==> flow/design.v <==
module UART_Tx
(
   input       i_Clock		,
   input       i_Reset		,	 
   input       i_TX_DV		,
   input [7:0] i_TX_Byte	,
   output reg  o_TX_Serial	,
   output      o_TX_Done
 );
  parameter CLKS_PER_BIT =       5;
  parameter IDLE         =  3'b000;
  parameter TX_START_BIT =  3'b001;
  parameter TX_DATA_BITS =  3'b010;
  parameter TX_STOP_BIT  =  3'b011;
  parameter CLEANUP      =  3'b100;
  reg [ 2:0] r_SM_Main     ;
  reg [12:0] r_Clock_Count ;
  reg [ 2:0] r_Bit_Index   ;
  reg [ 7:0] r_TX_Data     ;
  reg        r_TX_Done     ;
  reg        r_TX_Active   ;
  always @(posedge i_Clock)
  begin
    if (i_Reset)
    begin
      r_SM_Main     <= IDLE;
      r_Clock_Count <= 0;
      r_Bit_Index   <= 0;
      r_TX_Data     <= 0;
      r_TX_Done     <= 1'b0;
      r_TX_Active   <= 1'b0;
      o_TX_Serial   <= 1'b1;
    end
    else
    case (r_SM_Main)
      IDLE :
        begin
          o_TX_Serial   <= 1'b1;          
          r_TX_Done     <= 1'b0;
          r_Clock_Count <= 0;
          r_Bit_Index   <= 0;
          if (i_TX_DV)
          begin
            r_TX_Active <= 1'b1;
            r_TX_Data   <= i_TX_Byte;
            r_SM_Main   <= TX_START_BIT;
          end
          else
            r_SM_Main <= IDLE;
        end  
      TX_START_BIT :
        begin
          o_TX_Serial <= 1'b0;
          if (r_Clock_Count < CLKS_PER_BIT-1)
          begin
            r_Clock_Count <= r_Clock_Count + 1;
            r_SM_Main     <= TX_START_BIT;
          end
          else
          begin
            r_Clock_Count <= 0;
            r_SM_Main     <= TX_DATA_BITS;
          end
        end  
      TX_DATA_BITS :
        begin
          o_TX_Serial <= r_TX_Data[r_Bit_Index];
          if (r_Clock_Count < CLKS_PER_BIT-1)
          begin
            r_Clock_Count <= r_Clock_Count + 1;
            r_SM_Main     <= TX_DATA_BITS;
          end
          else
          begin
            r_Clock_Count <= 0;
            if (r_Bit_Index < 7)
            begin
              r_Bit_Index <= r_Bit_Index + 1;
              r_SM_Main   <= TX_DATA_BITS;
            end
            else
            begin
              r_Bit_Index <= 0;
              r_SM_Main   <= TX_STOP_BIT;
            end
          end
        end  
      TX_STOP_BIT :
        begin
          o_TX_Serial <= 1'b1;
          if (r_Clock_Count < CLKS_PER_BIT-1)
          begin
            r_Clock_Count <= r_Clock_Count + 1;
            r_SM_Main     <= TX_STOP_BIT;
          end
          else
          begin
            r_TX_Done     <= 1'b1;
            r_Clock_Count <= 0;
            r_SM_Main     <= CLEANUP;
            r_TX_Active   <= 1'b0;
          end
        end  
      CLEANUP :
        begin
          r_TX_Done <= 1'b1;
          r_SM_Main <= IDLE;
        end
      default :
        r_SM_Main <= IDLE;
    endcase
  end
  assign o_TX_Done   = r_TX_Done;
endmodule
module hcsr04
(
	input  					clk			,
	input  					rst			,	 
	input  					echoPin		,	 
	output reg 				trigPin		,	 
	output wire [11:0]	o_distance	, 	 
	output reg 				M_end				 
);
localparam [11:0] TRIG_LEN    = 12'd5;      
localparam [11:0] PERIOD      = 12'd3000;   
localparam [11:0] COUNTER_1CM = 12'd4;      
reg [11:0] 	counter			 ;  
reg [11:0]	echoHighCounter ;  
reg [11:0]  distance;
reg [11:0]  cnt_n;
reg [11:0]  dist_n;
reg         mend_n;
always@(posedge clk)
begin
	if (rst)
	begin
		counter         <= 0;
		echoHighCounter <= 0;
		distance        <= 0;
		M_end           <= 0;
		trigPin         <= 0;
	end
	else
	begin
		cnt_n  = counter + 1;
		dist_n = distance;
		mend_n = M_end;
		if(cnt_n <= TRIG_LEN)
			trigPin <= 1;
		else
			trigPin <= 0;
		if(echoPin)
			echoHighCounter <= echoHighCounter + 1;
		else
		begin
			if(echoHighCounter!=0)
			begin
				dist_n = echoHighCounter;
				echoHighCounter <= 0;
				if(dist_n >= 5*COUNTER_1CM && dist_n <= 180*COUNTER_1CM) mend_n = 1;
				else mend_n = 0;
			end
		end
		if(cnt_n == PERIOD)
		begin
			cnt_n  = 0;
			mend_n = 0;
		end
		counter  <= cnt_n;
		distance <= dist_n;
		M_end    <= mend_n;
	end
end
assign o_distance = distance;
endmodule
module PWM_generator
(
	input 					clk	,
	input 					rst	,	 
	input  		[27:0] 	duty	,	 
	output reg 	[ 3:0] 	IN			 
);
reg [12:0] counter;
reg [12:0] cnt_n;
always@(posedge clk)
begin
	if (rst)
	begin
		counter <= 0;
		IN      <= 4'b0000;
	end
	else
	begin
		cnt_n = counter + 1;
		if(cnt_n <= 62*duty[6:0])
			IN[0] <= 1;
		else
			IN[0] <= 0;
		if(cnt_n <= 62*duty[13:7])
			IN[1] <= 1;
		else
			IN[1] <= 0;
		if(cnt_n <= 62*duty[20:14])
			IN[2] <= 1;
		else
			IN[2] <= 0;
		if(cnt_n <= 62*duty[27:21])
			IN[3] <= 1;
		else
			IN[3] <= 0;
		if(cnt_n == 6200)
			counter <= 0;
		else
			counter <= cnt_n;
	end
end
endmodule
module algoritamKretanja
(
	input 				clk,
	input 				rst,		 
	input 		 [11:0] USR,		 
	input 		 [11:0]	USL,		 
	input 		 [11:0]	USM,		 
	input 				endR,		 
	input 				endL,		 
	input 				endM,		 
	output 	reg			TxEnable,	 
	output 	reg [ 7:0] 	TxData,		 
	output 	reg [27:0]	duty,		 
	output 	reg led,
	output 	reg buzzer
);
localparam [16:0] IDLE_WAIT     = 17'd50000;    
localparam [16:0] SENDINIT_WAIT = 17'd105;      
localparam [ 6:0] SENDINIT_MSG2 = 7'd100;       
localparam [ 6:0] SENDINIT_END  = 7'd101;
localparam [16:0] WAIT_LEFT     = 17'd3001;     
localparam [11:0] SEND_PERIOD   = 12'd3000;     
localparam [16:0] straight      = 17'd70500;    
localparam [16:0] turningTime   = 17'd55000;    
localparam [16:0] pause         = 17'd50000;    
localparam [16:0] turnTime      = 17'd80000;    
localparam [16:0] END_BLINK     = 17'd25000;    
localparam [ 5:0] numberOfMeasures = 6'd32;     
localparam        SHIFT         = 2;            
reg [16:0] 	statesCounter 	 ;	 
reg [11:0] 	counterSending 	 ;	 
reg [ 6:0] 	countSendingINIT ;	 
reg [16:0]  countSendingTurns;	 
reg [ 7:0] distanceL ;
reg [ 7:0] distanceD ;
reg [ 7:0] distanceS ;
reg [ 7:0]  initS	 ;		 
reg 		initEnd	 ;		 
reg [ 5:0]  NMeasures;		 
reg [13:0]	sum		 ;		 
reg [ 2:0] 	STATE;
parameter IDLE 				= 3'b000;
parameter INIT 				= 3'b001;
parameter sendingINIT 		= 3'b010;
parameter STRAIGHT 			= 3'b011;
parameter turningRIGHT 		= 3'b100;
parameter turningLEFT		= 3'b101;
parameter TURN 				= 3'b110;
parameter END 				= 3'b111;
parameter initialization 	= 3'd1;
parameter turnedRight 		= 3'd2;
parameter turnedLeft 		= 3'd3;
parameter turned 			= 3'd4;
reg [7:0] turns;	 
reg [7:0] turning;	 
reg [2:0] index;	 
wire rightBigger;
wire leftBigger;
wire centralSmaller9;
wire centralBigger43;
assign rightBigger = distanceD > 21;
assign leftBigger = distanceL > 21;
assign centralBigger43 = distanceS > 43;
assign centralSmaller9 = distanceS <= 9;
reg endR_q, endL_q, endM_q;
reg [ 5:0] nm_n;
reg [ 7:0] ds_n;
reg [13:0] sum_n;
always@(posedge clk)
begin
	if (rst)
	begin
		endR_q    <= 0;
		endL_q    <= 0;
		endM_q    <= 0;
		distanceD <= 0;
		distanceL <= 0;
		distanceS <= 0;
		NMeasures <= 0;
		sum       <= 0;
		initS     <= 0;
		initEnd   <= 0;
	end
	else
	begin
		endR_q <= endR;
		endL_q <= endL;
		endM_q <= endM;
		if (endR && !endR_q)
			distanceD <= USR >> SHIFT;
		if (endL && !endL_q)
			distanceL <= USL >> SHIFT;
		if (endM && !endM_q)
		begin
			if(STATE == INIT)
			begin
				nm_n  = NMeasures + 1;
				ds_n  = USM >> SHIFT;
				sum_n = sum + ds_n;
				NMeasures <= nm_n;
				distanceS <= ds_n;
				sum       <= sum_n;
				if(nm_n == numberOfMeasures)
				begin
					initS   <= sum_n >> 5;	 
					initEnd <= 1;
				end
			end
			else
			begin
				sum       <= 0;
				NMeasures <= 0;
				distanceS <= USM >> SHIFT;
				initEnd   <= 0;
			end
		end
	end
end
reg [16:0] sc_n;
reg [ 2:0] idx_n;
reg [ 7:0] turns_n;
reg [ 7:0] turning_n;
always@(posedge clk)
begin
	if (rst)
	begin
		STATE         <= IDLE;
		duty          <= 28'd0;
		statesCounter <= 0;
		index         <= 0;
		turns         <= 0;
		turning       <= 0;
		led           <= 0;
		buzzer        <= 0;
	end
	else
	begin
		sc_n      = statesCounter;
		idx_n     = index;
		turns_n   = turns;
		turning_n = turning;
		case(STATE)
			IDLE:
			begin
				sc_n = statesCounter + 1;
				duty <= {7'd0, 7'd0, 7'd0, 7'd0};
				if(sc_n == IDLE_WAIT)
				begin
					STATE <= INIT;
					sc_n  = 0;
				end
			end
			INIT:
			begin
				duty <= {7'd0, 7'd0, 7'd0, 7'd0};
				if(initEnd) STATE <= sendingINIT;
			end
			sendingINIT:
			begin
				duty <= {7'd0, 7'd0, 7'd0, 7'd0};
				sc_n = statesCounter + 1;
				if(statesCounter == SENDINIT_WAIT)
				begin
					STATE <= STRAIGHT;
					sc_n  = 0;
				end
			end
			STRAIGHT:
			begin
				if(turning[index]==0)
				begin
					if(!leftBigger && !rightBigger && !centralSmaller9) followLeft;
					else if(leftBigger && centralBigger43 && distanceD > 11 && !rightBigger) STATE <= END;
					else if(leftBigger || rightBigger)
					begin
						if(centralBigger43)		 
						begin
							idx_n = index + 1;
							turning_n[idx_n] = 0;
							turns_n[idx_n] = leftBigger ? 1'b0 : 1'b1;
						end
						STATE <= leftBigger ? turningLEFT : turningRIGHT;
					end
					else if(!leftBigger && !rightBigger && centralSmaller9)
						STATE <= TURN;
				end
				else	 
				begin
					case({rightBigger, leftBigger, centralBigger43})
						3'b110:
						begin
							idx_n = index - 1;
							if(turns[index] == 1)
								STATE <= turningRIGHT;
							else
								STATE <= turningLEFT;
						end
						3'b100: STATE <= turningRIGHT;
						3'b010:
						begin
							sc_n = statesCounter + 1;
							if(sc_n == WAIT_LEFT)
							begin
								STATE <= turningLEFT;
								sc_n  = 0;
							end
						end
						3'b000:
						begin
							if(centralSmaller9) STATE <= TURN;
						end
						3'b101, 3'b001: followLeft;
						3'b011: followRight;
						default: ;
					endcase
				end
			end
			turningLEFT:
			begin
				sc_n = statesCounter + 1;
				if(statesCounter <= straight)
					duty <= {7'd60, 7'd60, 7'd0, 7'd0};
				else if(statesCounter > straight && statesCounter < straight + turningTime)
					duty <= {7'd80, 7'd0, 7'd0, 7'd0};
				else if (statesCounter == straight + turningTime)
				begin
					sc_n  = 0;
					STATE <= IDLE;
					duty  <= {7'd0, 7'd0, 7'd0, 7'd0};
				end
			end
			turningRIGHT:
			begin
				sc_n = statesCounter + 1;
				if(statesCounter <= straight)
					duty <= {7'd60, 7'd60, 7'd0, 7'd0};
				else if(statesCounter > straight && statesCounter < straight + turningTime)
					duty <= {7'd0, 7'd80, 7'd0, 7'd0};
				else if (statesCounter == straight + turningTime)
				begin
					sc_n  = 0;
					STATE <= IDLE;
					duty  <= {7'd0, 7'd0, 7'd0, 7'd0};
				end
			end
			TURN:
			begin
				sc_n = statesCounter + 1;
				if(statesCounter <= pause)
					duty <= {7'd0, 7'd0, 7'd0, 7'd0};
				else if(statesCounter > pause && statesCounter < pause + turnTime)
					duty <= {7'd0, 7'd65, 7'd75, 7'd0};
				else if (statesCounter == pause + turnTime)
				begin
					sc_n  = 0;
					STATE <= IDLE;
					turning_n[index] = 1;
				end
			end
			END:
			begin
				duty <= {7'd0, 7'd0, 7'd0, 7'd0};
				sc_n = statesCounter + 1;
				if(statesCounter == END_BLINK)
				begin
					led    <= !led;
					buzzer <= !buzzer;
					sc_n   = 0;
				end
			end
			default:
				STATE <= IDLE;
		endcase
		statesCounter <= sc_n;
		index         <= idx_n;
		turns         <= turns_n;
		turning       <= turning_n;
	end
end
task followLeft;
	begin
		if(distanceL == 11)	  duty <= {7'd55, 7'd55, 7'd0, 7'd0};
		if(distanceL < 11) 	  duty <= {7'd55, 7'd65, 7'd0, 7'd0};
		else if(distanceL > 11) duty <= {7'd65, 7'd55, 7'd0, 7'd0};
	end
endtask
task followRight;
	begin
		if(distanceD == 11)	  duty <= {7'd55, 7'd55, 7'd0, 7'd0};
		if(distanceD < 11) 	  duty <= {7'd65, 7'd55, 7'd0, 7'd0};
		else if(distanceD > 11) duty <= {7'd55, 7'd65, 7'd0, 7'd0};
	end
endtask
reg [ 6:0] csi_n;
reg [16:0] cst_n;
always@(posedge clk)
begin
	if (rst)
	begin
		TxEnable          <= 0;
		TxData            <= 0;
		counterSending    <= 0;
		countSendingINIT  <= 0;
		countSendingTurns <= 0;
	end
	else
	case(STATE)
		sendingINIT:
		begin
			csi_n = countSendingINIT + 1;
			countSendingINIT <= csi_n;
			if(csi_n == 1)
			begin
				TxData 	<= initialization;
				TxEnable <= 1;
			end
			else if(csi_n == SENDINIT_MSG2)
			begin
				TxData 	<= initS;
				TxEnable <= 1;
			end
			else if(csi_n == SENDINIT_END)
			begin
				TxEnable 		 <= 0;
				counterSending	 <= 0;
			end
			else TxEnable <= 0;
		end
		STRAIGHT:
		begin
			countSendingTurns <= 0;
			if(counterSending == SEND_PERIOD)
			begin
				TxData 			 <= distanceS;
				TxEnable 		 <= 1;
				counterSending	 <= 0;
				countSendingINIT <= 0;
			end
			else
			begin
				counterSending <= counterSending + 1;
				TxEnable <= 0;
			end
		end
		turningLEFT, turningRIGHT:
		begin
			cst_n = countSendingTurns + 1;
			countSendingTurns <= cst_n;
			if(cst_n <= straight)	 
			begin
				if(counterSending == SEND_PERIOD)
				begin
					TxData 			<= distanceS;
					TxEnable 		<= 1;
					counterSending	<= 0;
				end
				else
				begin
					counterSending <= counterSending + 1;
					TxEnable <= 0;
				end
			end
			else
			begin
				if(TxData != ((STATE == turningLEFT) ? turnedLeft : turnedRight))	 
				begin
					TxData 	<= (STATE == turningLEFT) ? turnedLeft : turnedRight;
					TxEnable <= 1;
				end
				else TxEnable <= 0;
			end
		end
		TURN:
		begin
			if(TxData != turned)
			begin
				TxData 	<= turned;
				TxEnable <= 1;
			end
			else TxEnable <= 0;
		end
		default: ;
	endcase
end
endmodule
module labyrinth_car
(
	input  		 clk	,
	input  		 rst	,	 
	input  		 echoR,
	input  		 echoL,
	input  		 echoM,
	output 		 trigR,	 
	output 		 trigL,
	output 		 trigM,
	output 		 Tx	,
	output [3:0] motors_PWM,
	output 		 led,
	output 		 buzzer
);
wire [ 7:0] dataTransmit;
wire 			TxEnable 	;
wire [11:0] distanceR	;
wire [11:0] distanceL	;
wire [11:0] distanceM	;
wire 			endR 			;
wire 			endL			;
wire 			endM			;
wire [27:0]	duty			;
UART_Tx UART_Transmitter(
	.i_Clock(clk)        	,
	.i_Reset(rst)        	,
	.i_TX_DV(TxEnable)     	,
	.i_TX_Byte(dataTransmit),
	.o_TX_Serial(Tx) 		,
	.o_TX_Done()
);
algoritamKretanja AK
(
	.clk(clk)		,
	.rst(rst)		,
	.USR(distanceR),
	.USL(distanceL),
	.USM(distanceM),
	.endR(endR)		,
	.endL(endL)		,
	.endM(endM)		,
	.TxEnable(TxEnable)	,
	.TxData(dataTransmit),
	.duty(duty),
	.led(led),
	.buzzer(buzzer)
);
hcsr04 UltrasonicR
(
	.clk(clk)		,
	.rst(rst)		,
	.echoPin(echoR),
	.trigPin(trigR),
	.o_distance(distanceR),
	.M_end(endR)
);
hcsr04 UltrasonicL
(
	.clk(clk)		,
	.rst(rst)		,
	.echoPin(echoL),
	.trigPin(trigL),
	.o_distance(distanceL),
	.M_end(endL)
);
hcsr04 UltrasonicM
(
	.clk(clk)		,
	.rst(rst)		,
	.echoPin(echoM),
	.trigPin(trigM),
	.o_distance(distanceM),
	.M_end(endM)
);
PWM_generator PWM
(
	.clk(clk)	,
	.rst(rst)	,
	.duty(duty)	,
	.IN(motors_PWM)
);
endmodule
# Reports on labyrinth_car
# Module labyrinth_car before and after one edit of its RTL, step after step.
# Lines under "before" count in the file above, lines under "after" in the edited file.
# "delta" is "after" less "before", of the values as shown; "change_rel_pct" is that difference over "before", in percent.
# Operators: Yosys type, input widths -> output width; for muxes data width and select width s.
# Library cell names are shortened.
# Not given: --
# inputs
design	labyrinth_car
clock_port	clk
library	sky130hd
lib_corner	tt_025C_1v80

# Edit of the RTL
# Unified diff, file above to edited file.
# The edited RTL no longer does the same as the RTL above: the edit was made by script, with no optimisation intended.
# begin of diff
@@ -193,5 +193,5 @@
 	begin
 		cnt_n = counter + 1;
-		if(cnt_n <= 62*duty[6:0])
+		if(cnt_n <= 62+duty[6:0])
 			IN[0] <= 1;
 		else
# end of diff

# Elaborated design
# Counts by Yosys on the flattened word-level netlist (proc, flatten, opt, wreduce; memories kept). Register bits leave out memories and registers merged into their read ports (data or address). Print and check cells are left out.
# op_classes
element	before	after	delta	change_rel_pct
n_addsub	19	20	1	5.26
mul	4	3	-1	-25.00
cmp	30	30	0	0.00
eq_ne	74	74	0	0.00
shift	8	8	0	0.00
n_mux	129	129	0	0.00
bitwise	15	15	0	0.00
n_reduce_logical	69	69	0	0.00
# ops
op	before	after	delta	change_rel_pct
$mul 5x7->12 const A	4	3	-1	-25.00
$add 6x7->8 const A	0	1	1	--
$mux 3	27	27	0	0.00
$mux 1	24	24	0	0.00
$mux 8	20	20	0	0.00
$mux 28	15	15	0	0.00
$logic_and 1x1->1	14	14	0	0.00
$mux 17	12	12	0	0.00
$ne 2x1->1 const B	12	12	0	0.00
$ne 2x2->1 const B	12	12	0	0.00
$mux 12	11	11	0	0.00
$logic_not 1->1	8	8	0	0.00
$reduce_and 2->1	8	8	0	0.00
$add 12x1->12 const B	7	7	0	0.00
$eq 3x3->1 const B	7	7	0	0.00
$reduce_or 2->1	7	7	0	0.00
$eq 3x2->1 const B	6	6	0	0.00
$ne 3x1->1 const B	6	6	0	0.00
$not 1->1	6	6	0	0.00
$reduce_bool 2->1	6	6	0	0.00
$eq 12x12->1 const B	4	4	0	0.00
$le 13x32->1	4	4	0	0.00
$shift 1x4->8 const A	4	4	0	0.00
$and 8x8->8	3	3	0	0.00
$eq 3x1->1 const B	3	3	0	0.00
$ge 12x5->1 const B	3	3	0	0.00
$le 12x10->1 const B	3	3	0	0.00
$le 12x3->1 const B	3	3	0	0.00
# The list need not be complete.
# word_totals
element	before	after	delta	change_rel_pct
ff_bits	323	323	0	0.00
input_bits	5	5	0	0.00
out_inout_bits	10	10	0	0.00
elab_cells	396	396	0	0.00

# Longest topological paths
# Yosys ltp: most cells in a row. Word level: on the elaborated netlist, between registers, memories and ports. Mapped: between sequential cells and ports; inverters and the memories' decode and read muxes count.
# logic_depth
element	before	after	delta	change_rel_pct
depth_word	12	12	0	0.00
abc_area	0	0	--	--
depth_mapped	23	23	0	0.00
mapped_depth_nobuf	23	23	0	0.00

# Netlist
# Yosys stat after the flow's synthesis: flattened, memories mapped to cells. It holds for the ABC_AREA given above (unset counts as 0); a run with the other value may have another netlist.
# mapped
element	before	after	delta	change_rel_pct
cell_count	2453	2424	-29	-1.18
area_um2	20458.4	19760.2	-698.2	-3.41
sequential_area_um2	6466.2	6466.2	0.0	0.00
flip_flops	323	323	0	0.00
# types
cell	before	after	delta	change_rel_pct
nand2_1	236	208	-28	-11.86
ha_1	166	143	-23	-13.86
clkbuf_1	81	103	22	27.16
nand3_1	112	131	19	16.96
a21oi_1	187	203	16	8.56
inv_1	168	152	-16	-9.52
a22oi_1	18	34	16	88.89
fa_1	57	43	-14	-24.56
and3_1	41	53	12	29.27
buf_2	23	13	-10	-43.48
mux2i_1	41	32	-9	-21.95
o21ai_0	66	74	8	12.12
nor2_1	269	262	-7	-2.60
xor2_1	53	46	-7	-13.21
nor4_1	27	34	7	25.93
a31oi_1	21	14	-7	-33.33
xnor2_1	80	74	-6	-7.50
nand4_1	38	44	6	15.79
# The list need not be complete.
# The figures by module come from a second, unflattened synthesis with its own total; it is not the netlist above.
# unflattened
element	before	after	delta	change_rel_pct
hier_cells	2631	2505	-126	-4.79
area_unflattened_um2	22097.4	21356.7	-740.7	-3.35
# Rows give one instance, submodules left out.
# modules_before
mod	n_inst	cells	area_um2	seq_area_um2
algoritamKretanja	1	1217	9869.5	3483.3
hcsr04	3	224	1883.1	760.7
PWM_generator	1	598	5253.8	340.3
UART_Tx	1	144	1325.0	620.6
labyrinth_car	1	0	0.0	0.0
# modules_after
mod	n_inst	cells	area_um2	seq_area_um2
algoritamKretanja	1	1217	9869.5	3483.3
hcsr04	3	206	1850.5	760.7
PWM_generator	1	526	4610.7	340.3
UART_Tx	1	144	1325.0	620.6
labyrinth_car	1	0	0.0	0.0

# Timing after synthesis
# Path of least setup slack by OpenSTA after synthesis, without wires, with an ideal clock, recovery checks aside; 20% of the period is set as input and as output delay. Where synthesis merged equal registers, the netlist keeps one of their names.
# synth_path
element	before	after	delta	change_rel_pct
path_kind	register to register	register to register	--	--
startpoint	register AK.duty[2]	register AK.duty[22]	--	--
endpoint	register PWM.IN[0]	register PWM.IN[3]	--	--
period_ps	10000	10000	0	0.00
setup_time_ps	86	86	0	--
arrival_ps	4508	4473	-35	-0.78
path_slack_ps	5406	5442	36	--
delay_ps	4594	4559	-35	-0.76
driving_pins	22	24	2	9.09
n_path_buf	0	0	0	--
period_less_setup_slack_ps	4594	4558	-36	-0.78
# "delay_ps" = arrival - input delay + setup time.
# "driving_pins": output pins that drive a net of the path, with the launching flip-flop's if there is one; two outputs of one cell count as two.
# "period_less_setup_slack_ps" is the clock period less the worst setup slack; recovery checks do not enter. This is arithmetic on one report: input and output delays are still those of the set period (20% each).
# The rows between start and end are the longest chain of elaborated cells between them; the timing report does not say that the signal goes this way. Where chains are equally long, one stands for them.
# Each line given opens the expression or statement behind the cell; cells for indexed reads and writes are added by Yosys, which also makes memories of some case tables.
# At most two assigning lines are given for a register; there are more.
# synth_between_before
cell_sequence	dfxtp_1 fa_1 fa_1 inv_1 fa_1 inv_1 ha_1 nor2b_1 o21ai_0 a21oi_1 o21ai_0 nand2b_1 a21o_1 a21oi_1 xor2_1 ha_1 and4_1 nand4_1 or3_1 nand2_1 a21oi_1 a211oi_1
elab_chain_len	3
cells_between	3
cone_classes	mul (1); compare (1); mux (1)
# synth_lines_before
element	line	rtl
from (decl)	230	output reg [27:0] duty,
from (assign)	363	duty <= {7'd0, 7'd0, 7'd0, 7'd0};
from (assign)	372	duty <= {7'd0, 7'd0, 7'd0, 7'd0};
$mul 5x7->12	195	if(cnt_n <= 62*duty[6:0])
$le 13x32->1	195
$mux 1	195
to (assign)	196	IN[0] <= 1;
to (assign)	198	IN[0] <= 0;
to (decl)	181	output reg [ 3:0] IN
# synth_between_after
cell_sequence	dfxtp_1 inv_1 fa_1 inv_1 fa_1 inv_1 fa_1 inv_1 ha_1 inv_1 nor2_1 nor2_1 o21bai_1 a21oi_1 o21bai_1 a21oi_1 xor2_1 ha_1 and4_1 nand4_1 or3_1 nand2_1 a21oi_1 a211oi_1
elab_chain_len	3
cells_between	3
cone_classes	mul (1); compare (1); mux (1)
# synth_lines_after
element	line	rtl
from (decl)	230	output reg [27:0] duty,
from (assign)	363	duty <= {7'd0, 7'd0, 7'd0, 7'd0};
from (assign)	372	duty <= {7'd0, 7'd0, 7'd0, 7'd0};
$mul 5x7->12	207	if(cnt_n <= 62*duty[27:21])
$le 13x32->1	207
$mux 1	207
to (assign)	208	IN[3] <= 1;
to (assign)	210	IN[3] <= 0;
to (decl)	181	output reg [ 3:0] IN

# Worst path after layout
# From the final timing report of the runs of pair 1: the path of least setup slack in the routed layout; clock arrival at registers is part of the times.
# The report prints the path's times to 10 ps; the period is as set.
# layout_path
element	before	after	delta	change_rel_pct
path_kind	register to register	register to register	--	--
startpoint	register AK.duty[14]	register AK.duty[14]	--	--
endpoint	register PWM.IN[2]	register PWM.IN[2]	--	--
period_ps	5060	5060	0	0.00
setup_time_ps	80	80	0	--
arrival_ps	5260	5340	80	1.52
path_slack_ps	270	190	-80	--
driving_pins	22	22	0	0.00
n_path_buf	0	0	0	--
# The rows between start and end are the longest chain of elaborated cells between them; the timing report does not say that the signal goes this way. Where chains are equally long, one stands for them.
# At most two assigning lines are given for a register; there are more.
# layout_between_before
cell_sequence	dfxtp_1 fa_1 inv_1 fa_1 inv_1 fa_1 ha_1 a21oi_1 nor2_1 nor2_2 o21bai_1 a21oi_2 o21bai_1 a21oi_1 xor2_1 ha_1 and4_4 nand4_1 or3_1 nand2_1 a21oi_1 a211oi_1
elab_chain_len	3
cells_between	3
cone_classes	mul (1); compare (1); mux (1)
# layout_lines_before
element	line	rtl
from (decl)	230	output reg [27:0] duty,
from (assign)	363	duty <= {7'd0, 7'd0, 7'd0, 7'd0};
from (assign)	372	duty <= {7'd0, 7'd0, 7'd0, 7'd0};
$mul 5x7->12	203	if(cnt_n <= 62*duty[20:14])
$le 13x32->1	203
$mux 1	203
to (assign)	204	IN[2] <= 1;
to (assign)	206	IN[2] <= 0;
to (decl)	181	output reg [ 3:0] IN
# layout_between_after
cell_sequence	dfxtp_1 fa_1 inv_1 fa_1 inv_1 fa_1 ha_4 a21oi_2 nor2_1 nor2_1 o21bai_1 a21oi_2 o21bai_1 a21oi_1 xor2_1 ha_1 and4_4 nand4_1 or3_1 nand2_1 a21oi_1 a211oi_1
elab_chain_len	3
cells_between	3
cone_classes	mul (1); compare (1); mux (1)
# layout_lines_after
element	line	rtl
from (decl)	230	output reg [27:0] duty,
from (assign)	363	duty <= {7'd0, 7'd0, 7'd0, 7'd0};
from (assign)	372	duty <= {7'd0, 7'd0, 7'd0, 7'd0};
$mul 5x7->12	203	if(cnt_n <= 62*duty[20:14])
$le 13x32->1	203
$mux 1	203
to (assign)	204	IN[2] <= 1;
to (assign)	206	IN[2] <= 0;
to (decl)	181	output reg [ 3:0] IN

# Layout results
# Runs of the flow (Yosys, OpenROAD) on both versions; the two runs of a pair have the same settings. The constraints put input and output delay at 20% of the set period each and load the outputs with 0.01 pF.
# settings_pair_1
CORE_UTILIZATION	40
period_ns	5.06
CAP_MARGIN	20
CORE_MARGIN	2
SLEW_MARGIN	20
# measured_pair_1
element	before	after	delta	change_rel_pct
synth_area_um2	20458.4	19760.2	-698.2	-3.41
design_die_area_um2	52971.3	51193.6	-1777.7	-3.36
cell_area_final_um2	22338.9	21713.3	-625.6	-2.80
worst_setup_slack_ps	271	187	-84	--
tns_setup_ps	0	0	0	--
hold_ws_ps	450	427	-23	--
achievedPeriod_ps	4789	4873	84	1.75
# settings_pair_2
ABC_AREA	1
CELL_PAD_IN_SITES_DETAIL_PLACEMENT	0
CORE_MARGIN	9
CORE_UTILIZATION	43
GPL_TIMING_DRIVEN	0
PLACE_DENSITY_LB_ADDON	0.02
SETUP_SLACK_MARGIN	-0.44
SLEW_MARGIN	30
period_ns	7.33
CAP_MARGIN	20
# measured_pair_2
element	before	after	delta	change_rel_pct
synth_area_um2	20603.5	20327.0	-276.5	-1.34
design_die_area_um2	56119.2	55422.6	-696.6	-1.24
cell_area_final_um2	22887.0	22582.9	-304.1	-1.33
worst_setup_slack_ps	2411	2162	-249	--
tns_setup_ps	0	0	0	--
hold_ws_ps	423	420	-3	--
achievedPeriod_ps	4919	5168	249	5.06
# "achievedPeriod_ps" = clock period - worst setup slack. The figure is calculated, with input and output delays left at 20% of the set period.
